==> flow/design.v <==
module ALU(
    clk,
    rst_n,
    valid,
    ready,
    mode,
    in_A,
    in_B,
    out
);
    input         clk, rst_n;
    input         valid;
    input  [1:0]  mode;  
    output        ready;
    input  [31:0] in_A, in_B;
    output [63:0] out;
    parameter IDLE = 3'd0;
    parameter MUL  = 3'd1;
    parameter DIV  = 3'd2;
    parameter AND  = 3'd3;
    parameter AVG  = 3'd4;
    parameter OUT  = 3'd5;
    reg  [ 2:0] state, state_nxt;
    reg  [ 4:0] counter, counter_nxt;
    reg  [64:0] shreg, shreg_nxt;  
    reg  [31:0] alu_in, alu_in_nxt;
    reg  [32:0] alu_out;
    reg         ready_;
    assign ready = ready_;
    assign out = shreg[63:0];
    always @(*) begin
        case(state)
            IDLE: begin
                if (valid) 
                    case (mode)
                        0 : state_nxt = MUL;
                        1 : state_nxt = DIV;
                        2 : state_nxt = AND;
                        3 : state_nxt = AVG;
                    endcase
                else state_nxt = IDLE;
            end
            MUL : state_nxt = (counter != 31) ? MUL : OUT;
            DIV : state_nxt = (counter != 31) ? DIV : OUT;
            AND : state_nxt = OUT;
            AVG : state_nxt = OUT;
            OUT : state_nxt = IDLE;
            default : state_nxt = IDLE;
        endcase
    end
    always @(*) begin
        if ((state == MUL) || (state == DIV)) counter_nxt = counter + 1; 
        else                                  counter_nxt = 0;
    end
    always @(*) begin
        case(state)
            IDLE: begin
                if (valid) alu_in_nxt = in_B;
                else       alu_in_nxt = 0;
            end
            OUT : alu_in_nxt = 0;
            default: alu_in_nxt = alu_in;
        endcase
    end
    always @(*) begin
        case (state)
            MUL : begin
                if (shreg[0]) alu_out = shreg[63:32] + alu_in;
                else          alu_out = shreg[63:32];
            end
            DIV : alu_out = shreg[64:32] - {1'b0, alu_in};
            AND : alu_out = shreg[31:0] & alu_in;
            AVG : alu_out = (shreg[31:0] + alu_in) >> 1;
            default alu_out = 0;
        endcase
    end
    always @(*) begin
        case (state)
            IDLE: begin
                if (valid) begin
                    shreg_nxt = {33'b0, in_A};
                    if (state_nxt == DIV) shreg_nxt = shreg_nxt << 1;                 
                end
                else shreg_nxt = 0;
            end
            MUL : shreg_nxt = {1'b0, alu_out, shreg[31:1]};
            DIV : begin
                if (shreg[64:32] < {1'b0, alu_in}) shreg_nxt = shreg << 1;
                else                      shreg_nxt = {alu_out[31:0], shreg[31:0], 1'b1};
                if (counter == 31) shreg_nxt = {1'b0, shreg_nxt[64:33], shreg_nxt[31:0]};
            end
            AND : shreg_nxt = {32'b0, alu_out};
            AVG : shreg_nxt = {32'b0, alu_out};
            OUT : shreg_nxt = 0;
            default : shreg_nxt = 0;
        endcase
    end
    always @(posedge clk or negedge rst_n) begin
        if (!rst_n) begin
            state   <= IDLE;
            counter <= 0;
            shreg   <= 0;
            alu_in  <= 0;
            ready_  <= 0;
        end
        else begin
            state   <= state_nxt;
            counter <= counter_nxt;
            shreg   <= shreg_nxt;
            alu_in  <= alu_in_nxt;
            ready_  <= (state_nxt == OUT) ? 1 : 0;
        end
    end
endmodule
---- Step by step through the tools: ALU ----
The steps from the RTL of ALU to its reports follow in flow order.
Lines are those of the file above, counted from 1.
Cell names lack the library's common part.
Not given: -
inputs
  top module .............................. ALU
  clock ................................... clk
  library ................................. sky130hd
  corner .................................. tt_025C_1v80

---- After elaboration ----
Source: Yosys, flattened and elaborated, memories not mapped. Widths are those after wreduce. Registers that Yosys merges into a memory's read port (data or address) are not register bits. Print and check cells do not count. Equal cells are merged and count once.
storage and ports
  flip-flop bits (word level) ............. 106
  output and inout bits ................... 65
  input port bits ......................... 69
cells by class
  add/subtract/negate cells ............... 4
  equality and inequality tests ........... 12
  bitwise logic cells ..................... 1
  reductions and logical operators ........ 5
  mux-type cells .......................... 16
  magnitude comparators ................... 1
operators by type and width
  kind                                          count
  case mux 65 bit (select 4 bit)                1
  2-to-1 mux 65 bit                             2
  case mux 33 bit (select 3 bit)                1
  2-to-1 mux 33 bit                             3
  adder 32 x 32 -> 33 bit                       2
  case mux 32 bit (select 2 bit)                1
  subtractor 33 x 32 -> 33 bit                  1
  < comparator 33 x 32 -> 1 bit                 1
  AND 32 bit                                    1
  2-to-1 mux 32 bit                             1
  case mux 3 bit (select 4 bit)                 2
  equality test 3 x 2 -> 1 bit with constant B  3
  equality test 3 bit with constant B           3
  2-to-1 mux 3 bit                              3
  adder 5 x 1 -> 5 bit with constant B          1
  equality test 5 bit with constant B           1
  != test 5 bit with constant B                 1
  2-to-1 mux 5 bit                              1
  equality test 2 bit with constant B           2
  equality test 3 x 1 -> 1 bit with constant B  1
  logical NOT 3 bit                             1
  equality test 2 x 1 -> 1 bit with constant B  1
  logical NOT 2 bit                             1
  nonzero test 2 bit                            1
  OR reduction 2 bit                            1
  logical OR 1 bit                              1
  2-to-1 mux 1 bit                              1

---- Longest topological paths ----
Longest topological path by Yosys (ltp), each cell counted once; first at word level (registers and memories cut), then after technology mapping (sequential cells cut; the memories' decode and read muxes count).
logic depth
  depth after elaboration ................. 8
  ABC_AREA ................................ 1
  depth in mapped cells ................... 20
  depth with buffers taken out ............ 19

---- After synthesis ----
Source: synth_stat.txt of the flow (Yosys; design flattened, memories mapped). It holds for the ABC_AREA given above (unset counts as 0); a run with the other value may have another netlist.
cells by type
  cell       count  area in all (um^2)
  nand2_1    867    3.25E+03
  dfrtp_1    108    2.7E+03
  inv_1      406    1.52E+03
  nand3_1    259    1.3E+03
  ha_1       97     1.21E+03
  a21oi_1    157    785.754
  buf_4      84     630.605
  nor2_1     164    615.59
  o21ai_0    96     480.461
  nand4_1    29     181.424
  o211ai_1   20     150.144
  o2111ai_1  16     140.134
  clkbuf_1   34     127.622
  buf_6      10     112.608
  buf_2      21     105.101
  o21ai_1    18     90.086
  o21bai_1   12     90.086
  xor2_1     10     87.584
Not listed: further types 35, cells in them 122.
synthesis totals
  buffer cells ............................ 157
  sequential part of the area ............. 2728.9 um^2
  chip area (Yosys) ....................... 14527.7 um^2
  mapped cells ............................ 2530
  mapped flip-flops ....................... 109

---- Path before layout ----
Path of least setup slack by OpenSTA after synthesis, without wires, with an ideal clock, recovery checks aside; 20% of the period is set as input and as output delay. Where synthesis merged equal registers, the netlist keeps one of their names.
timing path post-synthesis
  kind .................................... input to register
  start ................................... input port valid
  end ..................................... register shreg[10]
  data arrival time ....................... 3.139 ns
  clock period ............................ 10.0 ns
  driving pins on the path ................ 10
  time at the first pin ................... 2.000 ns
  delay of the path ....................... 1.281 ns
  buffers on the path ..................... 1
  required time ........................... 9.858 ns
  library setup time ...................... 0.142 ns
  path slack .............................. 6.718 ns
  synthesis period reached ................ 3.282 ns
"delay of the path" is the arrival time less input delay plus setup time.
"driving pins on the path": output pins that drive a net of the path, with the launching flip-flop's if there is one; two outputs of one cell count as two.
"synthesis period reached" = period - worst setup slack (recovery checks aside). The figure is calculated, with input and output delays left at 20% of the set period.
Between the ends stands the longest chain of elaborated cells between them, by number of cells; it is not shown to be the way that was timed. Of several equally long chains one is given.
Each line given opens the expression or statement behind the cell; cells for indexed reads and writes are added by Yosys, which also makes memories of some case tables.
on the way, post-synthesis
  path through ............................ nand2_2 -> inv_2 -> nand2_1 -> o21ai_1 -> or2_4 -> nand3_4 -> inv_4 -> buf_6 -> o211ai_1 -> o2111ai_1
  cells in the longest elaborated chain ... 6
  elaborated cells between the ends (all ways) .. 6
  source lines of those cells ............. 5
  those cells by class .................... eq/ne: 1; mux: 5
RTL lines, path post-synthesis
  item                            RTL line  RTL
  start: declaration              12        input         valid;
  2-to-1 mux 3 bit                34        if (valid)
  case mux 3 bit (select 4 bit)   32        case(state)
  equality test 3 x 2 -> 1 bit    82        if (state_nxt == DIV) shreg_nxt = shreg_nxt << 1;
  2-to-1 mux 33 bit               82
  2-to-1 mux 33 bit               80        if (valid) begin
  case mux 65 bit (select 4 bit)  78        case (state)
  end: assignment                 102       shreg   <= 0;
  end: assignment                 109       shreg   <= shreg_nxt;
  end: declaration                25        reg  [64:0] shreg, shreg_nxt;

---- Path in the finished layout ----
From the final timing report of entry A: the path of least setup slack in the routed layout; clock arrival at registers is part of the times.
timing path post-layout
  kind .................................... register to register
  start ................................... register alu_in[30]
  end ..................................... register shreg[59]
  time at the first pin ................... 0.38 ns
  required time ........................... 3.36 ns
  buffers on the path ..................... 1
  data arrival time ....................... 3.29 ns
  library setup time ...................... 0.11 ns
  path slack .............................. 0.07 ns
  driving pins on the path ................ 14
  clock period ............................ 3.09 ns
Between the ends stands the longest chain of elaborated cells between them, by number of cells; it is not shown to be the way that was timed. Of several equally long chains one is given.
on the way, post-layout
  path through ............................ dfrtp_1 -> inv_1 -> ha_1 -> nand2_1 -> nor3_1 -> nand2_1 -> inv_1 -> nand3_2 -> nand2_4 -> buf_4 -> nand3_1 -> nand2_1 -> nand2_1 -> nand3_1
  cells in the longest elaborated chain ... 4
  elaborated cells between the ends (all ways) .. 4
  source lines of those cells ............. 3
  those cells by class .................... compare: 1; mux: 3
RTL lines, path post-layout
  item                            RTL line  RTL
  start: declaration              26        reg  [31:0] alu_in, alu_in_nxt;
  start: assignment               103       alu_in  <= 0;
  start: assignment               110       alu_in  <= alu_in_nxt;
  < comparator 33 x 32 -> 1 bit   88        if (shreg[64:32] < {1'b0, alu_in}) shreg_nxt = shreg << 1;
  2-to-1 mux 65 bit               88
  2-to-1 mux 65 bit               90        if (counter == 31) shreg_nxt = {1'b0, shreg_nxt[64:33], shreg_nxt[31:0]};
  case mux 65 bit (select 4 bit)  78        case (state)
  end: assignment                 102       shreg   <= 0;
  end: assignment                 109       shreg   <= shreg_nxt;
  end: declaration                25        reg  [64:0] shreg, shreg_nxt;

Ticket comment

Stored flow runs of ALU (2 of them; Yosys, OpenROAD, sky130hd). They differ in their settings and are not a sequence. Constraints: input delay and output delay 20% of the set period each, output load 0.01 pF.
"achieved clock period (ns)": clock period set for the run, less the worst setup slack. It is reckoned from that one timing run; input and output delays stay at 20% of the period that was set.
"worst setup path time (ns)": the worst setup path's part of the clock period (all of it between registers, 20% less for each end at a port) less its slack. A launch clock that arrives late makes it longer, a capture clock that arrives late makes it shorter.
"finish__power__total" rests on the timing tool's default activity at the inputs, not on a simulated workload.

Flow files of entry A
==> flow/run.sh <==
#!/bin/bash
# the make line also repeats the synthesis and layout settings of config.mk as NAME=value (left out here)
make -C /OpenROAD-flow-scripts/flow DESIGN_CONFIG=/design/flow/config.mk WORK_HOME=/design/flow/orfs CLKGATE_MAP_FILE= finish
==> flow/config.mk <==
export PLATFORM = sky130hd
export DESIGN_NAME = ALU
export DESIGN_NICKNAME = ALU
export VERILOG_FILES = /design/flow/design.v
export SDC_FILE = /design/flow/constraint.sdc
export NUM_CORES = 4
export LEC_CHECK = 0
export ABC_AREA = 1
export CAP_MARGIN = 20
export CELL_PAD_IN_SITES_GLOBAL_PLACEMENT = 1
export CORE_ASPECT_RATIO = 0.51
export CORE_MARGIN = 2
export CORE_UTILIZATION = 27
export CTS_CLUSTER_DIAMETER = 160
export CTS_CLUSTER_SIZE = 90
export GPL_TIMING_DRIVEN = 1
export HOLD_SLACK_MARGIN = 0.22
export MAX_ROUTING_LAYER = met5
export MIN_ROUTING_LAYER = met1
export PLACE_DENSITY_LB_ADDON = 0.08
export SLEW_MARGIN = 5
export TNS_END_PERCENT = 90
==> flow/constraint.sdc <==
create_clock -name core_clock -period 3.09 [get_ports {clk}]
set_input_delay 0.6180 -clock core_clock [delete_from_list [all_inputs] [get_ports {clk}]]
set_output_delay 0.6180 -clock core_clock [all_outputs]
set_load 0.01 [all_outputs]

report of entry A
yosys chip area after synthesis (um^2): 14527.7
finish__design__die__area: 55784.3
finish__design__instance__area__stdcell: 18198.7
finish__design__instance__utilization: 0.3439
finish__timing__setup__ws: 0.070
finish__timing__setup__tns: 0.000
finish__timing__hold__ws: 0.308
finish__power__total: 1.686e-02
achieved clock period (ns): 3.020
worst setup path time (ns): 3.02
worst setup path kind: register to register

Flow files of entry B
==> flow/run.sh <==
#!/bin/bash
# the make line also repeats the synthesis and layout settings of config.mk as NAME=value (left out here)
make -C /OpenROAD-flow-scripts/flow DESIGN_CONFIG=/design/flow/config.mk WORK_HOME=/design/flow/orfs CLKGATE_MAP_FILE= finish
==> flow/config.mk <==
export PLATFORM = sky130hd
export DESIGN_NAME = ALU
export DESIGN_NICKNAME = ALU
export VERILOG_FILES = /design/flow/design.v
export SDC_FILE = /design/flow/constraint.sdc
export NUM_CORES = 4
export LEC_CHECK = 0
export CAP_MARGIN = 25
export CELL_PAD_IN_SITES_DETAIL_PLACEMENT = 1
export CORE_ASPECT_RATIO = 0.88
export CORE_MARGIN = 7
export CORE_UTILIZATION = 22
export GPL_ROUTABILITY_DRIVEN = 0
export GPL_TIMING_DRIVEN = 1
export MAX_ROUTING_LAYER = met4
export MIN_ROUTING_LAYER = met1
export PLACE_DENSITY_LB_ADDON = 0.27
export SLEW_MARGIN = 0
==> flow/constraint.sdc <==
create_clock -name core_clock -period 5.1 [get_ports {clk}]
set_input_delay 1.0200 -clock core_clock [delete_from_list [all_inputs] [get_ports {clk}]]
set_output_delay 1.0200 -clock core_clock [all_outputs]
set_load 0.01 [all_outputs]

report of entry B
yosys chip area after synthesis (um^2): 12214.2
finish__design__die__area: 62325.4
finish__design__instance__area__stdcell: 14212.4
finish__design__instance__utilization: 0.2605
finish__timing__setup__ws: 0.668
finish__timing__setup__tns: 0.000
finish__timing__hold__ws: 0.459
finish__power__total: 8.415e-03
achieved clock period (ns): 4.432
worst setup path time (ns): 4.43
worst setup path kind: register to register
